==> flow/design.v <==
`timescale 1ns / 1ps
module PEv3(
    clk,
    rst, 
    in_en,
    data_horz,
    data_obli,
    data_vert,
    active,
    A,
    B,
    C,
    D,
    E,
    H,
    horz_out,
    obli_out,
    bypass_en,
    opsum
    );
    parameter iWIDTH = 16;
    parameter oWIDTH = 16;
    localparam M_WIDTH = oWIDTH;
    localparam A_WIDTH = oWIDTH;
    input clk, rst, active, in_en, A, B, C, D, E, H;
    input [iWIDTH-1:0] data_horz, data_obli;
    input [A_WIDTH-1:0] data_vert;
    output logic [A_WIDTH-1:0] opsum;
    output logic [iWIDTH-1:0] horz_out, obli_out;
    output logic bypass_en;
    logic [iWIDTH-1:0] data_a_reg;
    always@(posedge clk) begin
        if (rst == 0) begin
            data_a_reg <= 0;
        end
        else if (A_mux && in_en) begin
            data_a_reg <= data_horz;
        end
        else begin
            data_a_reg <= 0;
        end
    end
    logic [iWIDTH-1:0] data_b_reg;
    always@(posedge clk) begin
        if (rst == 0) begin
            data_b_reg <= 0;
        end
        else if (B_mux && in_en) begin
            data_b_reg <= (H_mux)? data_vert[iWIDTH-1:0]: data_obli;
        end 
        else begin
            data_b_reg <= 0;
        end
    end
    reg [M_WIDTH-1:0] m_reg;
    always@(posedge clk) begin
        if (rst == 0) begin
            m_reg <= 0;
        end
        else begin
            m_reg <= data_a_reg * data_b_reg;
        end
    end
    logic [A_WIDTH-1:0] a_wire;
    always@(m_reg or psum_mux) begin
        a_wire <= m_reg + psum_mux;
    end
    reg [A_WIDTH-1:0] psum_reg;
    always@(posedge clk) begin
        if (rst == 0) begin
            psum_reg <= 0;
        end
        else begin
            psum_reg <= a_wire;
        end
    end
    logic [A_WIDTH-1:0] psum_mux;
    always@(psum_reg or C_mux) begin
        if (C_mux == 1) begin
            psum_mux <= psum_reg;
        end
        else begin
            psum_mux <= 0;
        end
    end
    logic [A_WIDTH-1:0] opsum_mux;
    always@(a_wire or data_vert_mux or D_mux) begin
        if (D_mux == 1) begin
            opsum_mux <= a_wire;
        end
        else begin
            opsum_mux <= data_vert_mux;
        end
    end
    always@(posedge clk) begin
        if (rst == 0) begin
            opsum <= 0;
        end
        else begin
         opsum <= opsum_mux;
        end
    end
    logic [A_WIDTH-1:0] data_vert_mux;
    always@(data_vert or E_mux) begin
        if (E_mux == 1) begin
            data_vert_mux <= data_vert;
        end
        else begin
            data_vert_mux <= 0;
        end
    end
    wire A_mux;
    assign A_mux = (active)? A:0;
    wire B_mux;
    assign B_mux = (active)? B:0;
    wire C_mux;
    assign C_mux = (active)? C:0;
    wire D_mux;
    assign D_mux = (active)? D:0;
    wire E_mux;
    assign E_mux = E;
    wire H_mux;
    assign H_mux = (active)? H:0;
    assign horz_out = data_a_reg;
    assign obli_out = data_b_reg;
    always@(posedge clk) begin
        bypass_en <= in_en;
    end
endmodule
`timescale 1ns / 1ps
module ACv2(
    clk,
    rst,
    ipsum,
    bn_param_in_en,
    bn_param_in,
    config_bits,
    in_en,
    F,
    data_out,
    data_out_en,
    bn_param_out,
    bn_param_out_en
    );
    parameter IN_WIDTH = 32;  
    parameter ACC_WIDTH = 35;  
    parameter BN_SCALE_WIDTH = 16;
    parameter BN_SHIFT_WIDTH = 16;
    localparam BN_PARAM_WIDTH = BN_SCALE_WIDTH + BN_SHIFT_WIDTH;  
    input logic clk, rst, in_en, F, bn_param_in_en;
    input [2:0] config_bits;
    input logic [IN_WIDTH-1:0] ipsum;
    input [BN_PARAM_WIDTH-1:0] bn_param_in;
    output [ACC_WIDTH-1:0] data_out;
    output logic [BN_PARAM_WIDTH-1:0] bn_param_out;
    output logic bn_param_out_en, data_out_en;
    logic [IN_WIDTH-1:0] ipsum_reg;
    always@(posedge clk) begin
        if (~rst) begin
            ipsum_reg <= 0;
        end
        else if (in_en) begin
            ipsum_reg <= ipsum;
        end
        else begin
            ipsum_reg <= 0;
        end
    end
    logic [ACC_WIDTH-1:0] add_node;
    logic [ACC_WIDTH-1:0] psum_reg;
    always@(posedge clk) begin
        if (~rst) begin
            psum_reg <= 0;
        end
        else begin
            psum_reg <= add_node;
        end
    end
    logic in_en_dly;
    always@(posedge clk) begin
        in_en_dly <= in_en;
    end
    logic [ACC_WIDTH-1:0] psum_mux;
    assign psum_mux = (config_bits[2] & in_en_dly)? psum_reg:0;
    assign add_node = ipsum_reg + psum_mux;
    logic [BN_PARAM_WIDTH-1:0] bn_param_reg;
    always@(posedge clk) begin
        if (~rst) begin
            bn_param_reg <= 0;
        end
        else if (bn_param_in_en) begin
            bn_param_reg <= bn_param_in;
        end
    end
    logic [BN_SCALE_WIDTH-1:0] bn_scale;
    assign bn_scale = bn_param_reg[BN_PARAM_WIDTH-1:BN_PARAM_WIDTH-BN_SCALE_WIDTH];
    logic [BN_SHIFT_WIDTH-1:0] bn_shift;
    assign bn_shift = bn_param_reg[BN_SCALE_WIDTH-1:0];
    logic [BN_SCALE_WIDTH+ACC_WIDTH-1:0] bn_scale_node;
    assign bn_scale_node = add_node * bn_scale;
    logic [BN_SCALE_WIDTH+ACC_WIDTH:0] be_shift_node;
    assign be_shift_node = bn_scale_node + bn_shift;
    logic [BN_SCALE_WIDTH+ACC_WIDTH:0] bn_mux;
    assign bn_mux = (config_bits[0])? be_shift_node: add_node;
    logic [BN_SCALE_WIDTH+ACC_WIDTH:0] relu_node;
    assign relu_node = ($signed(bn_mux) > $signed(0))? bn_mux: 0;
    logic [BN_SCALE_WIDTH+ACC_WIDTH:0] relu_mux;
    assign relu_mux = (config_bits[1])? relu_node: bn_mux;
    assign data_out = relu_mux;
    assign data_out_en = F;
    always@(posedge clk) begin
        bn_param_out_en <= bn_param_in_en;
    end
    always@(posedge clk) begin
        bn_param_out <= bn_param_in;
    end
endmodule
`timescale 1ns / 1ps
module SystolicBank_v2(
	clk,
	rst,
	in_en,
	conv_mm,
	isac,
	isrelu,
	isbn,
	active_1,
	active_2,
	active_3,
	data_in_horz_1,
	data_in_horz_2,
	data_in_horz_3,
	data_in_obli_1,
	data_in_obli_2,
	data_in_obli_3,
	data_in_obli_4,
	data_in_obli_5,
	data_in_obli_6,
	bn_param_in,
	bn_param_in_en,
	A_1,
	A_2,
	A_3,
	A_4,
	B_1,
	B_2,
	B_3,
	B_4,
	C_1,
	C_2,
	C_3,
	C_4,
	D_1,
	D_2,
	D_3,
	D_4,
	E_1,
	E_2,
	E_3,
	E_4,
	F_1,
	F_2,
	F_3,
	F_4,
	G_1,
	G_2,
	G_3,
	G_4,
	H_1,
	H_2,
	H_3,
	H_4,
	dout_en_1,
	dout_en_2,
	dout_en_3,
	dout_en_4,
	dout_1,
	dout_2,
	dout_3,
	dout_4
);
	parameter nCols = 4;
	parameter nRows = 3;
	parameter iWidth = 8;
	parameter oWidth = 8;
	localparam MODE_CONV = 0; localparam MODE_MM = 1;
	input clk, rst, in_en, conv_mm, isac, isrelu, isbn;
	input active_1;
	input active_2;
	input active_3;
	input [7:0] data_in_horz_1;
	input [7:0] data_in_horz_2;
	input [7:0] data_in_horz_3;
	input [7:0] data_in_obli_1;
	input [7:0] data_in_obli_2;
	input [7:0] data_in_obli_3;
	input [7:0] data_in_obli_4;
	input [7:0] data_in_obli_5;
	input [7:0] data_in_obli_6;
	input [15:0] bn_param_in;
	input bn_param_in_en;
	input A_1;
	input A_2;
	input A_3;
	input A_4;
	input B_1;
	input B_2;
	input B_3;
	input B_4;
	input C_1;
	input C_2;
	input C_3;
	input C_4;
	input D_1;
	input D_2;
	input D_3;
	input D_4;
	input E_1;
	input E_2;
	input E_3;
	input E_4;
	input F_1;
	input F_2;
	input F_3;
	input F_4;
	input G_1;
	input G_2;
	input G_3;
	input G_4;
	input H_1;
	input H_2;
	input H_3;
	input H_4;
	output [7:0] dout_1;
	output [7:0] dout_2;
	output [7:0] dout_3;
	output [7:0] dout_4;
	output dout_en_1;
	output dout_en_2;
	output dout_en_3;
	output dout_en_4;
	logic bypass_en_1_0;
	logic bypass_en_1_1;
	logic bypass_en_1_2;
	logic bypass_en_1_3;
	logic bypass_en_1_4;
	logic bypass_en_2_0;
	logic bypass_en_2_1;
	logic bypass_en_2_2;
	logic bypass_en_2_3;
	logic bypass_en_2_4;
	logic bypass_en_3_0;
	logic bypass_en_3_1;
	logic bypass_en_3_2;
	logic bypass_en_3_3;
	logic bypass_en_3_4;
	logic [7:0] data_in_vert_1_1;
	logic [7:0] data_in_vert_1_2;
	logic [7:0] data_in_vert_1_3;
	logic [7:0] data_in_vert_1_4;
	logic [7:0] data_in_vert_2_1;
	logic [7:0] data_in_vert_2_2;
	logic [7:0] data_in_vert_2_3;
	logic [7:0] data_in_vert_2_4;
	logic [7:0] data_in_vert_3_1;
	logic [7:0] data_in_vert_3_2;
	logic [7:0] data_in_vert_3_3;
	logic [7:0] data_in_vert_3_4;
	logic [7:0] data_in_vert_4_1;
	logic [7:0] data_in_vert_4_2;
	logic [7:0] data_in_vert_4_3;
	logic [7:0] data_in_vert_4_4;
	logic [7:0] data_in_horz_1_0;
	logic [7:0] data_in_horz_1_1;
	logic [7:0] data_in_horz_1_2;
	logic [7:0] data_in_horz_1_3;
	logic [7:0] data_in_horz_1_4;
	logic [7:0] data_in_horz_2_0;
	logic [7:0] data_in_horz_2_1;
	logic [7:0] data_in_horz_2_2;
	logic [7:0] data_in_horz_2_3;
	logic [7:0] data_in_horz_2_4;
	logic [7:0] data_in_horz_3_0;
	logic [7:0] data_in_horz_3_1;
	logic [7:0] data_in_horz_3_2;
	logic [7:0] data_in_horz_3_3;
	logic [7:0] data_in_horz_3_4;
	logic [7:0] data_in_horz_4_0;
	logic [7:0] data_in_horz_4_1;
	logic [7:0] data_in_horz_4_2;
	logic [7:0] data_in_horz_4_3;
	logic [7:0] data_in_horz_4_4;
	logic [7:0] data_in_obli_1_0;
	logic [7:0] data_in_obli_1_1;
	logic [7:0] data_in_obli_1_2;
	logic [7:0] data_in_obli_1_3;
	logic [7:0] data_in_obli_1_4;
	logic [7:0] data_in_obli_2_0;
	logic [7:0] data_in_obli_2_1;
	logic [7:0] data_in_obli_2_2;
	logic [7:0] data_in_obli_2_3;
	logic [7:0] data_in_obli_2_4;
	logic [7:0] data_in_obli_3_0;
	logic [7:0] data_in_obli_3_1;
	logic [7:0] data_in_obli_3_2;
	logic [7:0] data_in_obli_3_3;
	logic [7:0] data_in_obli_3_4;
	logic [7:0] data_in_obli_4_0;
	logic [7:0] data_in_obli_4_1;
	logic [7:0] data_in_obli_4_2;
	logic [7:0] data_in_obli_4_3;
	logic [7:0] data_in_obli_4_4;
	logic [15:0] bn_param_out_1;
	logic [15:0] bn_param_out_2;
	logic [15:0] bn_param_out_3;
	logic [15:0] bn_param_out_4;
	logic bn_param_out_en_1;
	logic bn_param_out_en_2;
	logic bn_param_out_en_3;
	logic bn_param_out_en_4;
	assign data_in_vert_4_1 = (conv_mm == MODE_CONV)? 0: data_in_obli_3;
	assign data_in_vert_4_2 = (conv_mm == MODE_CONV)? 0: data_in_obli_4;
	assign data_in_vert_4_3 = (conv_mm == MODE_CONV)? 0: data_in_obli_5;
	assign data_in_vert_4_4 = (conv_mm == MODE_CONV)? 0: data_in_obli_6;
	assign bypass_en_1_0 = in_en;
	assign bypass_en_2_0 = in_en;
	assign bypass_en_3_0 = in_en;
	assign data_in_horz_1_0 = data_in_horz_1;
	assign data_in_horz_2_0 = data_in_horz_2;
	assign data_in_horz_3_0 = data_in_horz_3;
	assign data_in_obli_2_0 = (conv_mm == MODE_CONV)? data_in_obli_1: 0;
	assign data_in_obli_3_0 = (conv_mm == MODE_CONV)? data_in_obli_2: 0;
	assign data_in_obli_4_0 = (conv_mm == MODE_CONV)? data_in_obli_3: 0;
	assign data_in_obli_4_1 = (conv_mm == MODE_CONV)? data_in_obli_4: 0;
	assign data_in_obli_4_2 = (conv_mm == MODE_CONV)? data_in_obli_5: 0;
	assign data_in_obli_4_3 = (conv_mm == MODE_CONV)? data_in_obli_6: 0;
	PEv3 # (.iWIDTH(iWidth), .oWIDTH(oWidth)) p_1_1(.clk(clk), .rst(rst), .in_en(bypass_en_1_0), .data_vert(data_in_vert_2_1), .active(active_1), .data_horz(data_in_horz_1_0), .data_obli(data_in_obli_2_0), .A(A_1), .B(B_1), .C(C_1), .D(D_1), .E(E_1), .H(H_1), .horz_out(data_in_horz_1_1), .obli_out(data_in_obli_1_1), .bypass_en(bypass_en_1_1), .opsum(data_in_vert_1_1));
	PEv3 # (.iWIDTH(iWidth), .oWIDTH(oWidth)) p_1_2(.clk(clk), .rst(rst), .in_en(bypass_en_1_1), .data_vert(data_in_vert_2_2), .active(active_1), .data_horz(data_in_horz_1_1), .data_obli(data_in_obli_2_1), .A(A_2), .B(B_2), .C(C_2), .D(D_2), .E(E_2), .H(H_2), .horz_out(data_in_horz_1_2), .obli_out(data_in_obli_1_2), .bypass_en(bypass_en_1_2), .opsum(data_in_vert_1_2));
	PEv3 # (.iWIDTH(iWidth), .oWIDTH(oWidth)) p_1_3(.clk(clk), .rst(rst), .in_en(bypass_en_1_2), .data_vert(data_in_vert_2_3), .active(active_1), .data_horz(data_in_horz_1_2), .data_obli(data_in_obli_2_2), .A(A_3), .B(B_3), .C(C_3), .D(D_3), .E(E_3), .H(H_3), .horz_out(data_in_horz_1_3), .obli_out(data_in_obli_1_3), .bypass_en(bypass_en_1_3), .opsum(data_in_vert_1_3));
	PEv3 # (.iWIDTH(iWidth), .oWIDTH(oWidth)) p_1_4(.clk(clk), .rst(rst), .in_en(bypass_en_1_3), .data_vert(data_in_vert_2_4), .active(active_1), .data_horz(data_in_horz_1_3), .data_obli(data_in_obli_2_3), .A(A_4), .B(B_4), .C(C_4), .D(D_4), .E(E_4), .H(H_4), .horz_out(data_in_horz_1_4), .obli_out(data_in_obli_1_4), .bypass_en(bypass_en_1_4), .opsum(data_in_vert_1_4));
	PEv3 # (.iWIDTH(iWidth), .oWIDTH(oWidth)) p_2_1(.clk(clk), .rst(rst), .in_en(bypass_en_2_0), .data_vert(data_in_vert_3_1), .active(active_2), .data_horz(data_in_horz_2_0), .data_obli(data_in_obli_3_0), .A(A_1), .B(B_1), .C(C_1), .D(D_1), .E(E_1), .H(H_1), .horz_out(data_in_horz_2_1), .obli_out(data_in_obli_2_1), .bypass_en(bypass_en_2_1), .opsum(data_in_vert_2_1));
	PEv3 # (.iWIDTH(iWidth), .oWIDTH(oWidth)) p_2_2(.clk(clk), .rst(rst), .in_en(bypass_en_2_1), .data_vert(data_in_vert_3_2), .active(active_2), .data_horz(data_in_horz_2_1), .data_obli(data_in_obli_3_1), .A(A_2), .B(B_2), .C(C_2), .D(D_2), .E(E_2), .H(H_2), .horz_out(data_in_horz_2_2), .obli_out(data_in_obli_2_2), .bypass_en(bypass_en_2_2), .opsum(data_in_vert_2_2));
	PEv3 # (.iWIDTH(iWidth), .oWIDTH(oWidth)) p_2_3(.clk(clk), .rst(rst), .in_en(bypass_en_2_2), .data_vert(data_in_vert_3_3), .active(active_2), .data_horz(data_in_horz_2_2), .data_obli(data_in_obli_3_2), .A(A_3), .B(B_3), .C(C_3), .D(D_3), .E(E_3), .H(H_3), .horz_out(data_in_horz_2_3), .obli_out(data_in_obli_2_3), .bypass_en(bypass_en_2_3), .opsum(data_in_vert_2_3));
	PEv3 # (.iWIDTH(iWidth), .oWIDTH(oWidth)) p_2_4(.clk(clk), .rst(rst), .in_en(bypass_en_2_3), .data_vert(data_in_vert_3_4), .active(active_2), .data_horz(data_in_horz_2_3), .data_obli(data_in_obli_3_3), .A(A_4), .B(B_4), .C(C_4), .D(D_4), .E(E_4), .H(H_4), .horz_out(data_in_horz_2_4), .obli_out(data_in_obli_2_4), .bypass_en(bypass_en_2_4), .opsum(data_in_vert_2_4));
	PEv3 # (.iWIDTH(iWidth), .oWIDTH(oWidth)) p_3_1(.clk(clk), .rst(rst), .in_en(bypass_en_3_0), .data_vert(data_in_vert_4_1), .active(active_3), .data_horz(data_in_horz_3_0), .data_obli(data_in_obli_4_0), .A(A_1), .B(B_1), .C(C_1), .D(D_1), .E(E_1), .H(H_1), .horz_out(data_in_horz_3_1), .obli_out(data_in_obli_3_1), .bypass_en(bypass_en_3_1), .opsum(data_in_vert_3_1));
	PEv3 # (.iWIDTH(iWidth), .oWIDTH(oWidth)) p_3_2(.clk(clk), .rst(rst), .in_en(bypass_en_3_1), .data_vert(data_in_vert_4_2), .active(active_3), .data_horz(data_in_horz_3_1), .data_obli(data_in_obli_4_1), .A(A_2), .B(B_2), .C(C_2), .D(D_2), .E(E_2), .H(H_2), .horz_out(data_in_horz_3_2), .obli_out(data_in_obli_3_2), .bypass_en(bypass_en_3_2), .opsum(data_in_vert_3_2));
	PEv3 # (.iWIDTH(iWidth), .oWIDTH(oWidth)) p_3_3(.clk(clk), .rst(rst), .in_en(bypass_en_3_2), .data_vert(data_in_vert_4_3), .active(active_3), .data_horz(data_in_horz_3_2), .data_obli(data_in_obli_4_2), .A(A_3), .B(B_3), .C(C_3), .D(D_3), .E(E_3), .H(H_3), .horz_out(data_in_horz_3_3), .obli_out(data_in_obli_3_3), .bypass_en(bypass_en_3_3), .opsum(data_in_vert_3_3));
	PEv3 # (.iWIDTH(iWidth), .oWIDTH(oWidth)) p_3_4(.clk(clk), .rst(rst), .in_en(bypass_en_3_3), .data_vert(data_in_vert_4_4), .active(active_3), .data_horz(data_in_horz_3_3), .data_obli(data_in_obli_4_3), .A(A_4), .B(B_4), .C(C_4), .D(D_4), .E(E_4), .H(H_4), .horz_out(data_in_horz_3_4), .obli_out(data_in_obli_3_4), .bypass_en(bypass_en_3_4), .opsum(data_in_vert_3_4));
	ACv2 # (.IN_WIDTH(oWidth), .ACC_WIDTH(oWidth), .BN_SCALE_WIDTH(oWidth), .BN_SHIFT_WIDTH(oWidth)) ac_1(.clk(clk), .rst(rst), .config_bits({isac, isrelu, isbn}), .in_en(G_1), .ipsum(data_in_vert_1_1), .F(F_1), .bn_param_in_en(bn_param_in_en), .bn_param_in(bn_param_in), .bn_param_out(bn_param_out_1), .bn_param_out_en(bn_param_out_en_1), .data_out_en(dout_en_1), .data_out(dout_1));
	ACv2 # (.IN_WIDTH(oWidth), .ACC_WIDTH(oWidth), .BN_SCALE_WIDTH(oWidth), .BN_SHIFT_WIDTH(oWidth)) ac_2(.clk(clk), .rst(rst), .config_bits({isac, isrelu, isbn}), .in_en(G_2), .ipsum(data_in_vert_1_2), .F(F_2), .bn_param_in_en(bn_param_out_en_1), .bn_param_in(bn_param_out_1), .bn_param_out(bn_param_out_2), .bn_param_out_en(bn_param_out_en_2), .data_out_en(dout_en_2), .data_out(dout_2));
	ACv2 # (.IN_WIDTH(oWidth), .ACC_WIDTH(oWidth), .BN_SCALE_WIDTH(oWidth), .BN_SHIFT_WIDTH(oWidth)) ac_3(.clk(clk), .rst(rst), .config_bits({isac, isrelu, isbn}), .in_en(G_3), .ipsum(data_in_vert_1_3), .F(F_3), .bn_param_in_en(bn_param_out_en_2), .bn_param_in(bn_param_out_2), .bn_param_out(bn_param_out_3), .bn_param_out_en(bn_param_out_en_3), .data_out_en(dout_en_3), .data_out(dout_3));
	ACv2 # (.IN_WIDTH(oWidth), .ACC_WIDTH(oWidth), .BN_SCALE_WIDTH(oWidth), .BN_SHIFT_WIDTH(oWidth)) ac_4(.clk(clk), .rst(rst), .config_bits({isac, isrelu, isbn}), .in_en(G_4), .ipsum(data_in_vert_1_4), .F(F_4), .bn_param_in_en(bn_param_out_en_3), .bn_param_in(bn_param_out_3), .bn_param_out(bn_param_out_4), .bn_param_out_en(bn_param_out_en_4), .data_out_en(dout_en_4), .data_out(dout_4));
endmodule
`timescale 1ns / 1ps
module DFSMv2(
    clk,
    rst,
    start,
    config_bits,
    in_en,
    start_out,
    in_en_bypass,
    A, B, C, D, E, F, G, H
    );
    parameter MAX_nPERIOD = 8;
    parameter MAX_nLMAC = 3*512*8;
    parameter MAX_nSHFT = 192;
    localparam CONF_REG_LEN = $clog2(MAX_nPERIOD) + $clog2(MAX_nLMAC) + $clog2(MAX_nSHFT);
    localparam MAC_CNT_WIDTH = (MAX_nLMAC > MAX_nSHFT)? MAX_nLMAC:MAX_nSHFT;
    input clk, rst, start, in_en;
    input [CONF_REG_LEN:0] config_bits;
    output logic start_out, in_en_bypass, A, B, C, D, E, F, G, H;
    localparam S0 = 0; localparam S1 = 1; localparam S2 = 2; localparam S0p = 3;
    localparam mdCONV = 0; localparam mdMM = 1;
    logic mode;
    assign mode = config_bits[CONF_REG_LEN];
    logic [$clog2(MAX_nPERIOD)-1:0] config_nPeriod;
    assign config_nPeriod = config_bits[CONF_REG_LEN-1:CONF_REG_LEN-$clog2(MAX_nPERIOD)];
    logic [$clog2(MAX_nLMAC)-1:0] config_nLMAC;
    assign config_nLMAC = config_bits[CONF_REG_LEN-$clog2(MAX_nPERIOD)-1:CONF_REG_LEN-$clog2(MAX_nPERIOD)-$clog2(MAX_nLMAC)];
    logic [$clog2(MAX_nSHFT)-1:0] config_nSHFT;
    assign config_nSHFT = config_bits[CONF_REG_LEN-$clog2(MAX_nPERIOD)-$clog2(MAX_nLMAC)-1:0];
    reg [1:0] state;
    always@(posedge clk) begin
        if (rst == 0) begin
            state <= S0;
        end
        else begin
            case (state)
                S0: begin
                        if (start) begin
                            state <= S0p;
                        end
                    end
                S0p: begin
                        if (in_en) begin
                            state <= S1;
                        end
                     end
                S1: begin
                        if (!(mac_count < config_nLMAC-1)) begin
                            state <= S2;
                        end 
                        else begin
                            if (~in_en) begin
                                state <= S0p;
                            end
                        end
                    end
                S2: begin
                        if (!(mac_count < config_nSHFT-1)) begin
                            if (period_count < config_nPeriod-1) begin
                                state <= (in_en)? S1:S0p;
                            end
                            else begin
                                state <= S0;
                            end
                        end
                    end
            endcase
        end
    end
    reg [$clog2(MAC_CNT_WIDTH)-1:0] mac_count;
    always@(posedge clk) begin
        if (~rst) begin
            mac_count <= 0;
        end
        else begin
            if (state == S1) begin
                if (mac_count < config_nLMAC-1) begin
                    mac_count <= mac_count + 1;
                end
                else begin
                    mac_count <= 0;
                end
            end
            else if (state == S2) begin
                if (mac_count < config_nSHFT-1) begin
                    mac_count <= mac_count + 1;
                end
                else begin
                    mac_count <= 0;
                end
            end
            else if (state == S0p) begin
                mac_count <= mac_count;
            end
            else begin
                mac_count <= 0;
            end
        end
    end
    reg [$clog2(MAX_nPERIOD)-1:0] period_count;
    always@(posedge clk) begin
        if (rst == 0) begin
            period_count <= 0;
        end
        else if (state == S0) begin
            period_count <= 0;
        end
        else if (state == S2 && (!(mac_count == MAX_nSHFT-1))) begin
            if (period_count < config_nPeriod-1) begin
                period_count <= period_count + 1;
            end
            else begin
                period_count <= 0;
            end
        end
    end
    always@(state) begin
        if (state == S1) begin
            A = 1;
        end
        else begin
            A = 0;
        end
    end
    always@(state) begin
        if (state == S1 || state == S0p) begin
            B = 1;
        end
        else begin
            B = 0;
        end
    end
    always@(posedge clk) begin
        if (state == S1 || state == S0p) begin
            C <= 1;
        end
        else begin
            C <= 0;
        end
    end
    always@(posedge clk) begin
        if (state == S1) begin
            D <= 1;
        end
        else begin
            D <= 0;
        end
    end
    always@(posedge clk) begin
        if (state == S2) begin
            E <= 1;
        end
        else begin
            E <= 0;
        end
    end
    reg [MAX_nSHFT-1:0] F_dly;
    always@(posedge clk) begin
        if (rst == 0) begin
            F_dly <= 0;
        end
        else if (state == S2 && mac_count == 0) begin
            F_dly <= {F_dly[MAX_nSHFT-2:0], 1'b1};
        end
        else begin
            F_dly <= {F_dly[MAX_nSHFT-2:0], 1'b0};
        end
    end
    always@(posedge clk) begin
        if (rst == 0) begin
            F <= 0;
        end
        else begin
            F <= F_dly[config_nSHFT-1];
        end
    end
    always@(posedge clk) begin
        G <= (state == S2)? 1:0;
    end
    always@(posedge clk) begin
        H <= (mode == mdMM && state == S1)? 1: 0;
    end
    always@(posedge clk) begin
        in_en_bypass <= in_en;
    end
    always@(posedge clk) begin
        start_out <= start;
    end
endmodule
`timescale 1ns / 1ps
module DFSMv3(
    clk,
    rst,
    start,
    config_bits,
    all_data_rdy,
    in_en,
    start_out,
    in_en_bypass,
    data_preread,
    A, B, C, D, E, F, G, H
    );
    parameter MAX_nPERIOD = 8;
    parameter MAX_nLMAC = 3*512*8;
    parameter MAX_nSHFT = 192;
    localparam CONF_REG_LEN = $clog2(MAX_nPERIOD) + $clog2(MAX_nLMAC) + $clog2(MAX_nSHFT);
    localparam MAC_CNT_WIDTH = (MAX_nLMAC > MAX_nSHFT)? MAX_nLMAC:MAX_nSHFT;
    input clk, rst, start, all_data_rdy, in_en;
    input [CONF_REG_LEN:0] config_bits;
    output logic start_out, in_en_bypass, data_preread, A, B, C, D, E, F, G, H;
    localparam S0 = 0; localparam S1 = 1; localparam S2 = 2; localparam S0p = 3;
    localparam mdCONV = 0; localparam mdMM = 1;
    logic mode;
    assign mode = config_bits[CONF_REG_LEN];
    logic [$clog2(MAX_nPERIOD)-1:0] config_nPeriod;
    assign config_nPeriod = config_bits[CONF_REG_LEN-1:CONF_REG_LEN-$clog2(MAX_nPERIOD)];
    logic [$clog2(MAX_nLMAC)-1:0] config_nLMAC;
    assign config_nLMAC = config_bits[CONF_REG_LEN-$clog2(MAX_nPERIOD)-1:CONF_REG_LEN-$clog2(MAX_nPERIOD)-$clog2(MAX_nLMAC)];
    logic [$clog2(MAX_nSHFT)-1:0] config_nSHFT;
    assign config_nSHFT = config_bits[CONF_REG_LEN-$clog2(MAX_nPERIOD)-$clog2(MAX_nLMAC)-1:0];
    reg [1:0] state;
    always@(posedge clk) begin
        if (rst == 0) begin
            state <= S0;
        end
        else begin
            case (state)
                S0: begin
                        if (start) begin
                            state <= S0p;
                        end
                    end
                S0p: begin
                        if (all_data_rdy) begin
                            state <= S1;
                        end
                     end
                S1: begin
                        if (!(mac_count < config_nLMAC-1)) begin
                            state <= S2;
                        end 
                        else begin
                            if (~all_data_rdy) begin
                                state <= S0p;
                            end
                        end
                    end
                S2: begin
                        if (!(mac_count < config_nSHFT-1)) begin
                            if (period_count < config_nPeriod-1) begin
                                state <= (all_data_rdy)? S1:S0p;
                            end
                            else begin
                                state <= S0;
                            end
                        end
                    end
            endcase
        end
    end
    reg [$clog2(MAC_CNT_WIDTH)-1:0] mac_count;
    always@(posedge clk) begin
        if (~rst) begin
            mac_count <= 0;
        end
        else begin
            if (state == S1) begin
                if (mac_count < config_nLMAC-1) begin
                    mac_count <= mac_count + 1;
                end
                else begin
                    mac_count <= 0;
                end
            end
            else if (state == S2) begin
                if (mac_count < config_nSHFT-1) begin
                    mac_count <= mac_count + 1;
                end
                else begin
                    mac_count <= 0;
                end
            end
            else if (state == S0p) begin
                mac_count <= mac_count;
            end
            else begin
                mac_count <= 0;
            end
        end
    end
    reg [$clog2(MAX_nPERIOD)-1:0] period_count;
    always@(posedge clk) begin
        if (rst == 0) begin
            period_count <= 0;
        end
        else if (state == S0) begin
            period_count <= 0;
        end
        else if (state == S2 && (!(mac_count == MAX_nSHFT-1))) begin
            if (period_count < config_nPeriod-1) begin
                period_count <= period_count + 1;
            end
            else begin
                period_count <= 0;
            end
        end
    end
    logic A_dly;
    always@(posedge clk) begin
        if (state == S1) begin
            A_dly <= 1;
        end
        else begin
            A_dly <= 0;
        end
    end
    always@(posedge clk) begin
        A <= A_dly;
    end
    logic B_dly;
    always@(posedge clk) begin
        if (state == S1 || state == S0p) begin
            B_dly <= 1;
        end
        else begin
            B_dly <= 0;
        end
    end
    always@(posedge clk) begin
        B <= B_dly;
    end
    logic [1:0] C_dly;
    always@(posedge clk) begin
        if (state == S1 || state == S0p) begin
            C_dly <= {C_dly[0], 1'b1};
        end
        else begin
            C_dly <= {C_dly[0], 1'b0};
        end
    end
    always@(posedge clk) begin
        C <= C_dly[1];
    end
    logic [2:0] D_dly;
    always@(posedge clk) begin
        if (state == S1) begin
            D_dly <= {D_dly[1:0], 1'b1};
        end
        else begin
            D_dly <= {D_dly[1:0], 1'b0};
        end
    end
    always@(posedge clk) begin
        D <= D_dly[2];
    end
    logic [1:0] E_dly;
    always@(posedge clk) begin
        E_dly <= (state == S2)? {E_dly[0], 1'b1} : {E_dly[0], 1'b0}; 
    end
    always@(posedge clk) begin
        E <= E_dly[1];
    end
    reg [MAX_nSHFT+1:0] F_dly;
    always@(posedge clk) begin
        if (rst == 0) begin
            F_dly <= 0;
        end
        else if (state == S2 && mac_count == 0) begin
            F_dly <= {F_dly[MAX_nSHFT:0], 1'b1};
        end
        else begin
            F_dly <= {F_dly[MAX_nSHFT:0], 1'b0};
        end
    end
    always@(posedge clk) begin
        if (rst == 0) begin
            F <= 0;
        end
        else begin
            F <= F_dly[config_nSHFT+1];
        end
    end
    logic [1:0] G_dly;
    always@(posedge clk) begin
        G_dly <= (state == S2)? {G_dly[0], 1'b1}:{G_dly[0], 1'b0};
    end
    always@(posedge clk) begin
        G <= G_dly[1];
    end
    logic [1:0] H_dly;
    always@(posedge clk) begin
        H_dly <= (mode == mdMM && state == S1)? {H_dly[0], 1'b1}: {H_dly[0], 1'b0};
    end
    always@(posedge clk) begin
        H <= H_dly[1];
    end
    always@(posedge clk) begin
        in_en_bypass <= in_en;
    end
    always@(posedge clk) begin
        start_out <= start;
    end
    assign data_preread = (state == S1)? 1: 0;
endmodule
module SystolicCore(
	input clk,
	input rst,
	input start,
	input mode_conv_mm,
	input isac,
	input isrelu,
	input isbn,
	input [22:0] dfsm_config,
	input all_data_rdy,
	input pe_config_1_1,
	input pe_config_1_2,
	input pe_config_1_3,
	input pe_config_2_1,
	input pe_config_2_2,
	input pe_config_2_3,
	input [7:0] data_horz_1_1,
	input [7:0] data_horz_1_2,
	input [7:0] data_horz_1_3,
	input [7:0] data_horz_2_1,
	input [7:0] data_horz_2_2,
	input [7:0] data_horz_2_3,
	input [7:0] data_obli_1,
	input [7:0] data_obli_2,
	input [7:0] data_obli_3,
	input [7:0] data_obli_4,
	input [7:0] data_obli_5,
	input [7:0] data_obli_6,
	input [15:0] data_bn_1,
	input [15:0] data_bn_2,
	input data_bn_en,
	output data_preread,
	output [7:0] dout_1_1,
	output [7:0] dout_1_2,
	output [7:0] dout_1_3,
	output [7:0] dout_1_4,
	output [7:0] dout_2_1,
	output [7:0] dout_2_2,
	output [7:0] dout_2_3,
	output [7:0] dout_2_4,
	output dout_en_1_1,
	output dout_en_1_2,
	output dout_en_1_3,
	output dout_en_1_4,
	output dout_en_2_1,
	output dout_en_2_2,
	output dout_en_2_3,
	output dout_en_2_4
);
	parameter nCols = 4;
	parameter nRows = 3;
	parameter iWidth = 8;
	parameter oWidth = 8;
	parameter DFSM_MAX_nPERIOD = 512;
	parameter DFSM_MAX_nLMAC = 3072;
	parameter DFSM_MAX_nSHFT = 3;
	logic A_1, A_2, A_3, A_4;
	logic B_1, B_2, B_3, B_4;
	logic C_1, C_2, C_3, C_4;
	logic D_1, D_2, D_3, D_4;
	logic E_1, E_2, E_3, E_4;
	logic F_1, F_2, F_3, F_4;
	logic G_1, G_2, G_3, G_4;
	logic H_1, H_2, H_3, H_4;
	logic dfsm_data_en_1, dfsm_data_en_2, dfsm_data_en_3, dfsm_data_en_4;
	logic start_bypass_1, start_bypass_2, start_bypass_3, start_bypass_4;
	logic array_data_en;
	always@(posedge clk) begin
		if (~rst) begin
			array_data_en <= 0;
		end
		else begin
			array_data_en <= data_preread;
		end
	end
	SystolicBank_v2 # (.iWidth(iWidth), .oWidth(oWidth), .nRows(nRows), .nCols(nCols)) bank_1(.clk(clk), .rst(rst), .in_en(array_data_en), .conv_mm(mode_conv_mm), .isac(isac), .isrelu(isrelu), .isbn(isbn), .bn_param_in_en(data_bn_en), .bn_param_in(data_bn_1), .active_1(pe_config_1_1), .active_2(pe_config_1_2), .active_3(pe_config_1_3), .data_in_horz_1(data_horz_1_1), .data_in_horz_2(data_horz_1_2), .data_in_horz_3(data_horz_1_3), .data_in_obli_1(data_obli_1), .data_in_obli_2(data_obli_2), .data_in_obli_3(data_obli_3), .data_in_obli_4(data_obli_4), .data_in_obli_5(data_obli_5), .data_in_obli_6(data_obli_6), .A_1(A_1), .A_2(A_2), .A_3(A_3), .A_4(A_4), .B_1(B_1), .B_2(B_2), .B_3(B_3), .B_4(B_4), .C_1(C_1), .C_2(C_2), .C_3(C_3), .C_4(C_4), .D_1(D_1), .D_2(D_2), .D_3(D_3), .D_4(D_4), .E_1(E_1), .E_2(E_2), .E_3(E_3), .E_4(E_4), .F_1(F_1), .F_2(F_2), .F_3(F_3), .F_4(F_4), .G_1(G_1), .G_2(G_2), .G_3(G_3), .G_4(G_4), .H_1(H_1), .H_2(H_2), .H_3(H_3), .H_4(H_4), .dout_en_1(dout_en_1_1), .dout_en_2(dout_en_1_2), .dout_en_3(dout_en_1_3), .dout_en_4(dout_en_1_4), .dout_1(dout_1_1), .dout_2(dout_1_2), .dout_3(dout_1_3), .dout_4(dout_1_4));
	SystolicBank_v2 # (.iWidth(iWidth), .oWidth(oWidth), .nRows(nRows), .nCols(nCols)) bank_2(.clk(clk), .rst(rst), .in_en(array_data_en), .conv_mm(mode_conv_mm), .isac(isac), .isrelu(isrelu), .isbn(isbn), .bn_param_in_en(data_bn_en), .bn_param_in(data_bn_2), .active_1(pe_config_2_1), .active_2(pe_config_2_2), .active_3(pe_config_2_3), .data_in_horz_1(data_horz_2_1), .data_in_horz_2(data_horz_2_2), .data_in_horz_3(data_horz_2_3), .data_in_obli_1(data_obli_1), .data_in_obli_2(data_obli_2), .data_in_obli_3(data_obli_3), .data_in_obli_4(data_obli_4), .data_in_obli_5(data_obli_5), .data_in_obli_6(data_obli_6), .A_1(A_1), .A_2(A_2), .A_3(A_3), .A_4(A_4), .B_1(B_1), .B_2(B_2), .B_3(B_3), .B_4(B_4), .C_1(C_1), .C_2(C_2), .C_3(C_3), .C_4(C_4), .D_1(D_1), .D_2(D_2), .D_3(D_3), .D_4(D_4), .E_1(E_1), .E_2(E_2), .E_3(E_3), .E_4(E_4), .F_1(F_1), .F_2(F_2), .F_3(F_3), .F_4(F_4), .G_1(G_1), .G_2(G_2), .G_3(G_3), .G_4(G_4), .H_1(H_1), .H_2(H_2), .H_3(H_3), .H_4(H_4), .dout_en_1(dout_en_2_1), .dout_en_2(dout_en_2_2), .dout_en_3(dout_en_2_3), .dout_en_4(dout_en_2_4), .dout_1(dout_2_1), .dout_2(dout_2_2), .dout_3(dout_2_3), .dout_4(dout_2_4));
	DFSMv3 # (.MAX_nPERIOD(DFSM_MAX_nPERIOD), .MAX_nLMAC(DFSM_MAX_nLMAC), .MAX_nSHFT(DFSM_MAX_nSHFT)) fsm_1(.clk(clk), .rst(rst), .config_bits({mode_conv_mm, dfsm_config}), .all_data_rdy(all_data_rdy), .in_en(array_data_en), .start(start), .data_preread(data_preread), .in_en_bypass(dfsm_data_en_1), .start_out(start_bypass_1), .A(A_1), .B(B_1), .C(C_1), .D(D_1), .E(E_1), .F(F_1), .G(G_1), .H(H_1));
	DFSMv2 # (.MAX_nPERIOD(DFSM_MAX_nPERIOD), .MAX_nLMAC(DFSM_MAX_nLMAC), .MAX_nSHFT(DFSM_MAX_nSHFT)) fsm_2(.clk(clk), .rst(rst), .config_bits({mode_conv_mm, dfsm_config}), .in_en(dfsm_data_en_1), .start(start_bypass_1), .in_en_bypass(dfsm_data_en_2), .start_out(start_bypass_2), .A(A_2), .B(B_2), .C(C_2), .D(D_2), .E(E_2), .F(F_2), .G(G_2), .H(H_2));
	DFSMv2 # (.MAX_nPERIOD(DFSM_MAX_nPERIOD), .MAX_nLMAC(DFSM_MAX_nLMAC), .MAX_nSHFT(DFSM_MAX_nSHFT)) fsm_3(.clk(clk), .rst(rst), .config_bits({mode_conv_mm, dfsm_config}), .in_en(dfsm_data_en_2), .start(start_bypass_2), .in_en_bypass(dfsm_data_en_3), .start_out(start_bypass_3), .A(A_3), .B(B_3), .C(C_3), .D(D_3), .E(E_3), .F(F_3), .G(G_3), .H(H_3));
	DFSMv2 # (.MAX_nPERIOD(DFSM_MAX_nPERIOD), .MAX_nLMAC(DFSM_MAX_nLMAC), .MAX_nSHFT(DFSM_MAX_nSHFT)) fsm_4(.clk(clk), .rst(rst), .config_bits({mode_conv_mm, dfsm_config}), .in_en(dfsm_data_en_3), .start(start_bypass_3), .in_en_bypass(dfsm_data_en_4), .start_out(start_bypass_4), .A(A_4), .B(B_4), .C(C_4), .D(D_4), .E(E_4), .F(F_4), .G(G_4), .H(H_4));
endmodule
* Step by step through the tools: SystolicCore
Tool output for the design above, in the order of the flow.
Lines are those of the file above, counted from 1.
Cell names lack the library's common part.
A cell with - has no value.
- Design top :: SystolicCore
- Clock port :: clk
- Library :: sky130hd
- Library corner :: tt_025C_1v80

* Word level
Yosys after proc, flatten, opt, wreduce and memory -nomap, before mapping. Memory bits, and registers merged into a memory's read port (data or address), are not among the register bits. Print and check cells are not counted.
- Magnitude comparators :: 20
- Bitwise operators :: 5
- Mux-type cells :: 337
- Reductions and logical operators :: 140
- Multipliers :: 32
- Shift operators :: 4
- Add/subtract/negate cells :: 52
- Eq/ne operators :: 36
** Operators by type and width (count)
- multiplier 8 x 8 -> 8 bit :: 24
- multiplier 8 x 8 -> 16 bit :: 8
- 2-to-1 mux 8 bit :: 126
- less-than comparator 12 x 32 -> 1 bit :: 8
- adder 8 bit :: 32
- 2-to-1 mux 12 bit :: 20
- 2-to-1 mux 1 bit :: 147
- adder 16 x 8 -> 17 bit :: 8
- > comparator 17 x 1 -> 1 bit with constant B :: 8
- 2-to-1 mux 17 bit :: 8
- less-than comparator 9 x 32 -> 1 bit :: 4
- AND reduction 2 bit :: 52
- logical AND 1 bit :: 60
- 2-to-1 mux 2 bit :: 28
- adder 12 x 1 -> 12 bit with constant B :: 4
- == test 12 x 2 -> 1 bit with constant B :: 4
- logical NOT 12 bit :: 4
- adder 9 x 1 -> 9 bit with constant B :: 4
- 2-to-1 mux 9 bit :: 4
- case mux 2 bit (select 4 bit) :: 4
- != test 2 bit with constant B :: 12
- AND reduction 5 bit :: 4
- == test 2 bit with constant B :: 8
- nonzero test 4 bit :: 4
- subtractor 12 x 1 -> 13 bit with constant B :: 1
- != test 3 x 1 -> 1 bit with constant B :: 4
- != test 3 bit with constant B :: 4
- subtractor 9 x 1 -> 10 bit with constant B :: 1
Other operator kinds: 11; their cells: 31.
- Bits in registers :: 1471
- Output and inout bits :: 73
- Bits of input ports :: 166

* Logic depth
Yosys ltp: most cells in a row. Word level: on the elaborated netlist, between registers, memories and ports. Mapped: between sequential cells and ports; inverters and the memories' decode and read muxes count.
- Word-level depth :: 9
- ABC_AREA :: 0
- Depth in mapped cells :: 28
- Mapped depth without buffers :: 26

* Synthesis result
The flow's flattened synthesis, as Yosys stat reports it; memories are mapped. The netlist is that of the ABC_AREA named above (0 if unset); the other value can give another one.
Totals and module areas in this step are rounded.
- Chip area (Yosys) :: 96900 µm²
- Cell count :: 10668
- Flip-flops :: 1469
- Sequential area :: 29400 µm²
** Cell types
- dfxtp_1 :: count 1469, total area 2.94E+04 µm²
- fa_1 :: count 672, total area 1.35E+04 µm²
- ha_1 :: count 1067, total area 1.34E+04 µm²
- and2_1 :: count 1337, total area 8.36E+03 µm²
- inv_1 :: count 1209, total area 4.54E+03 µm²
- xnor2_1 :: count 475, total area 4160.24 µm²
- nand2_1 :: count 964, total area 3618.47 µm²
- nor2_1 :: count 769, total area 2.89E+03 µm²
- a21oi_1 :: count 470, total area 2.35E+03 µm²
- xor2_1 :: count 244, total area 2137.05 µm²
- and3_1 :: count 296, total area 1.85E+03 µm²
- mux2i_1 :: count 176, total area 1761.69 µm²
- nand3_1 :: count 321, total area 1.61E+03 µm²
- a21o_1 :: count 165, total area 1.24E+03 µm²
- clkbuf_1 :: count 277, total area 1.04E+03 µm²
- o21bai_1 :: count 60, total area 450.432 µm²
- o21ai_0 :: count 88, total area 440.422 µm²
- nor2b_1 :: count 63, total area 394.128 µm²
Not listed: further types 64, cells in them 546.
The figures by module come from a second, unflattened synthesis with its own total; it is not the netlist above.
- Cells (unflattened synthesis) :: 11098
- Area total of the unflattened synthesis :: 102000 µm²
Rows give one instance, submodules left out.
** By module
- PEv3 :: area 2430 µm², cells 270, times used 24
- ACv2 :: area 4000 µm², cells 409, times used 8
- DFSMv2 :: area 2490 µm², cells 288, times used 3
- DFSMv3 :: area 2760 µm², cells 304, times used 1
- SystolicBank_v2 :: area 543 µm², cells 88, times used 2
- SystolicCore :: area 26.3 µm², cells 2, times used 1

* Timing after synthesis
Path of least setup slack by OpenSTA after synthesis, without wires, with an ideal clock, recovery checks aside; 20% of the period is set as input and as output delay. Where synthesis merged equal registers, the netlist keeps one of their names.
- Path type :: input to output
- From :: input port isac
- To :: output port dout_1_3[0]
- Buffers on the path :: 4
- Clock period :: 12000 ps
- Driving pins on the path :: 27
- Arrival :: 8680 ps
- Path delay :: 6280 ps
- External output delay :: 2400 ps
- Slack :: 920 ps
- Launch time at the first pin :: 2400 ps
- Period reached after synthesis :: 11080 ps
"path delay" is the arrival time less input delay plus setup time.
A path that ends at an output port has no setup time.
"driving pins on the path" counts driving pins, that of a launching flip-flop among them; a cell with two outputs on the path counts twice.
"period reached after synthesis" is the clock period less the worst setup slack; recovery checks do not enter. This is arithmetic on one report: input and output delays are still those of the set period (20% each).
The rows between start and end are the longest chain of elaborated cells between them; the timing report does not say that the signal goes this way. Where chains are equally long, one stands for them.
A line is the first line of the expression or statement that the cell stems from. Yosys adds cells for indexed reads and writes and turns some case tables into memories.
- Cell sequence :: clkbuf_1 -> clkbuf_1 -> clkbuf_1 -> and3_1 -> ha_1 -> fa_1 -> a211oi_1 -> o21bai_1 -> a21oi_1 -> xnor2_1 -> clkbuf_1 -> and2_1 -> fa_1 -> fa_1 -> inv_1 -> fa_1 -> fa_1 -> inv_1 -> ha_1 -> o21ai_0 -> o21ai_0 -> a21oi_1 -> mux2_2 -> nor4_1 -> a41o_1 -> a31o_2 -> nor2_1
- Cells in the longest elaborated chain :: 9
** Ends and longest elaborated chain, post-synthesis
- start, declared :: RTL line 863 : input isac,
- bitwise AND 1 bit :: RTL line 184 : assign psum_mux = (config_bits[2] & in_en_dly)? psum_reg:0;
- 2-to-1 mux 8 bit :: RTL line 184
- adder 8 bit :: RTL line 185 : assign add_node = ipsum_reg + psum_mux;
- multiplier 8 x 8 -> 16 bit :: RTL line 200 : assign bn_scale_node = add_node * bn_scale;
- adder 16 x 8 -> 17 bit :: RTL line 202 : assign be_shift_node = bn_scale_node + bn_shift;
- 2-to-1 mux 17 bit :: RTL line 204 : assign bn_mux = (config_bits[0])? be_shift_node: add_node;
- > comparator 17 x 1 -> 1 bit :: RTL line 206 : assign relu_node = ($signed(bn_mux) > $signed(0))? bn_mux: 0;
- 2-to-1 mux 8 bit :: RTL line 206
- 2-to-1 mux 8 bit :: RTL line 208 : assign relu_mux = (config_bits[1])? relu_node: bn_mux;
- end, declared :: RTL line 892 : output [7:0] dout_1_3,

* Timing after layout
From the final timing report of flow run 1: the path of least setup slack in the routed layout; clock arrival at registers is part of the times.
The report prints the path's times to 10 ps; the period is as set.
- Path type :: input to output
- From :: input port isac
- To :: output port dout_1_4[7]
- Buffers on the path :: 3
- Slack :: 340 ps
- Launch time at the first pin :: 2360 ps
- External output delay :: 2360 ps
- Driving pins on the path :: 26
- Clock period :: 11800 ps
- Arrival :: 9100 ps
The rows between start and end are the longest chain of elaborated cells between them; the timing report does not say that the signal goes this way. Where chains are equally long, one stands for them.
- Cell sequence :: buf_6 -> buf_12 -> and3_1 -> ha_1 -> fa_1 -> a21oi_1 -> nor2_1 -> nor2_1 -> o21bai_1 -> a21oi_2 -> xnor2_2 -> and2_1 -> fa_1 -> fa_1 -> inv_1 -> fa_1 -> fa_1 -> inv_1 -> ha_1 -> a2111oi_2 -> o21bai_1 -> a211oi_1 -> xor2_1 -> nor2_2 -> a211oi_1 -> clkdlybuf4s50_1
- Cells in the longest elaborated chain :: 9
** Ends and longest elaborated chain, after layout
- start, declared :: RTL line 863 : input isac,
- bitwise AND 1 bit :: RTL line 184 : assign psum_mux = (config_bits[2] & in_en_dly)? psum_reg:0;
- 2-to-1 mux 8 bit :: RTL line 184
- adder 8 bit :: RTL line 185 : assign add_node = ipsum_reg + psum_mux;
- multiplier 8 x 8 -> 16 bit :: RTL line 200 : assign bn_scale_node = add_node * bn_scale;
- adder 16 x 8 -> 17 bit :: RTL line 202 : assign be_shift_node = bn_scale_node + bn_shift;
- 2-to-1 mux 17 bit :: RTL line 204 : assign bn_mux = (config_bits[0])? be_shift_node: add_node;
- > comparator 17 x 1 -> 1 bit :: RTL line 206 : assign relu_node = ($signed(bn_mux) > $signed(0))? bn_mux: 0;
- 2-to-1 mux 8 bit :: RTL line 206
- 2-to-1 mux 8 bit :: RTL line 208 : assign relu_mux = (config_bits[1])? relu_node: bn_mux;
- end, declared :: RTL line 893 : output [7:0] dout_1_4,

Data sheet: physical implementation of SystolicCore

Settings and measured results of 2 stored flow runs for module SystolicCore (sky130hd), not sorted in any way. The constraints put input and output delay at 20% of the set period each and load the outputs with 0.01 pF.
By "achieved clock period" is meant the clock period of the run minus its worst setup slack. This is arithmetic on one report: input and output delays are still those of the set period (20% each).
"worst setup path time" = time allowed to the worst setup path (clock period - input delay - output delay, where it has them) - its slack; a late launch clock adds to it, a late capture clock takes from it.
"worst setup path time" is known to 10 ps.
Values from the reports are rounded here.

* Flow run 1
** Files
==> flow/run.sh <==
#!/bin/bash
# the make line also repeats the synthesis and layout settings of config.mk as NAME=value (left out here)
make -C /OpenROAD-flow-scripts/flow DESIGN_CONFIG=/design/flow/config.mk WORK_HOME=/design/flow/orfs CLKGATE_MAP_FILE= finish
==> flow/config.mk <==
export PLATFORM = sky130hd
export DESIGN_NAME = SystolicCore
export DESIGN_NICKNAME = SystolicCore
export VERILOG_FILES = /design/flow/design.v
export SDC_FILE = /design/flow/constraint.sdc
export NUM_CORES = 4
export LEC_CHECK = 0
export CAP_MARGIN = 20
export CORE_MARGIN = 2
export CORE_UTILIZATION = 33
export PLACE_DENSITY = 0.6
export SLEW_MARGIN = 20
==> flow/constraint.sdc <==
create_clock -name core_clock -period 11.8 [get_ports {clk}]
set_input_delay 2.3600 -clock core_clock [delete_from_list [all_inputs] [get_ports {clk}]]
set_output_delay 2.3600 -clock core_clock [all_outputs]
set_load 0.01 [all_outputs]
** Results
- Netlist area reported by Yosys :: 96900 µm²
- Total die area :: 298000 µm²
- Standard-cell area after routing :: 110000 µm²
- Utilization :: 0.377
- Setup slack of the worst path :: 343 ps
- Summed negative setup slack :: 0 ps
- Worst hold slack in the final report :: 301 ps
- Achieved clock period :: 11457 ps
- Worst setup path time :: 6740 ps
- Critical path kind :: input to output

* Flow run 2
** Files
==> flow/run.sh <==
#!/bin/bash
# the make line also repeats the synthesis and layout settings of config.mk as NAME=value (left out here)
make -C /OpenROAD-flow-scripts/flow DESIGN_CONFIG=/design/flow/config.mk WORK_HOME=/design/flow/orfs CLKGATE_MAP_FILE= finish
==> flow/config.mk <==
export PLATFORM = sky130hd
export DESIGN_NAME = SystolicCore
export DESIGN_NICKNAME = SystolicCore
export VERILOG_FILES = /design/flow/design.v
export SDC_FILE = /design/flow/constraint.sdc
export NUM_CORES = 4
export LEC_CHECK = 0
export CAP_MARGIN = 30
export CORE_ASPECT_RATIO = 1.01
export CORE_MARGIN = 2
export CORE_UTILIZATION = 26
export GPL_ROUTABILITY_DRIVEN = 0
export HOLD_SLACK_MARGIN = 0.15
export MAX_ROUTING_LAYER = met5
export PLACE_DENSITY_LB_ADDON = 0.02
export SETUP_SLACK_MARGIN = 2.07
export SLEW_MARGIN = 20
==> flow/constraint.sdc <==
create_clock -name core_clock -period 10.5 [get_ports {clk}]
set_input_delay 2.1000 -clock core_clock [delete_from_list [all_inputs] [get_ports {clk}]]
set_output_delay 2.1000 -clock core_clock [all_outputs]
set_load 0.01 [all_outputs]
** Results
- Netlist area reported by Yosys :: 96900 µm²
- Total die area :: 378000 µm²
- Standard-cell area after routing :: 116000 µm²
- Utilization :: 0.313
- Setup slack of the worst path :: 254 ps
- Summed negative setup slack :: 0 ps
- Worst hold slack in the final report :: 324 ps
- Achieved clock period :: 10246 ps
- Worst setup path time :: 6050 ps
- Critical path kind :: input to output
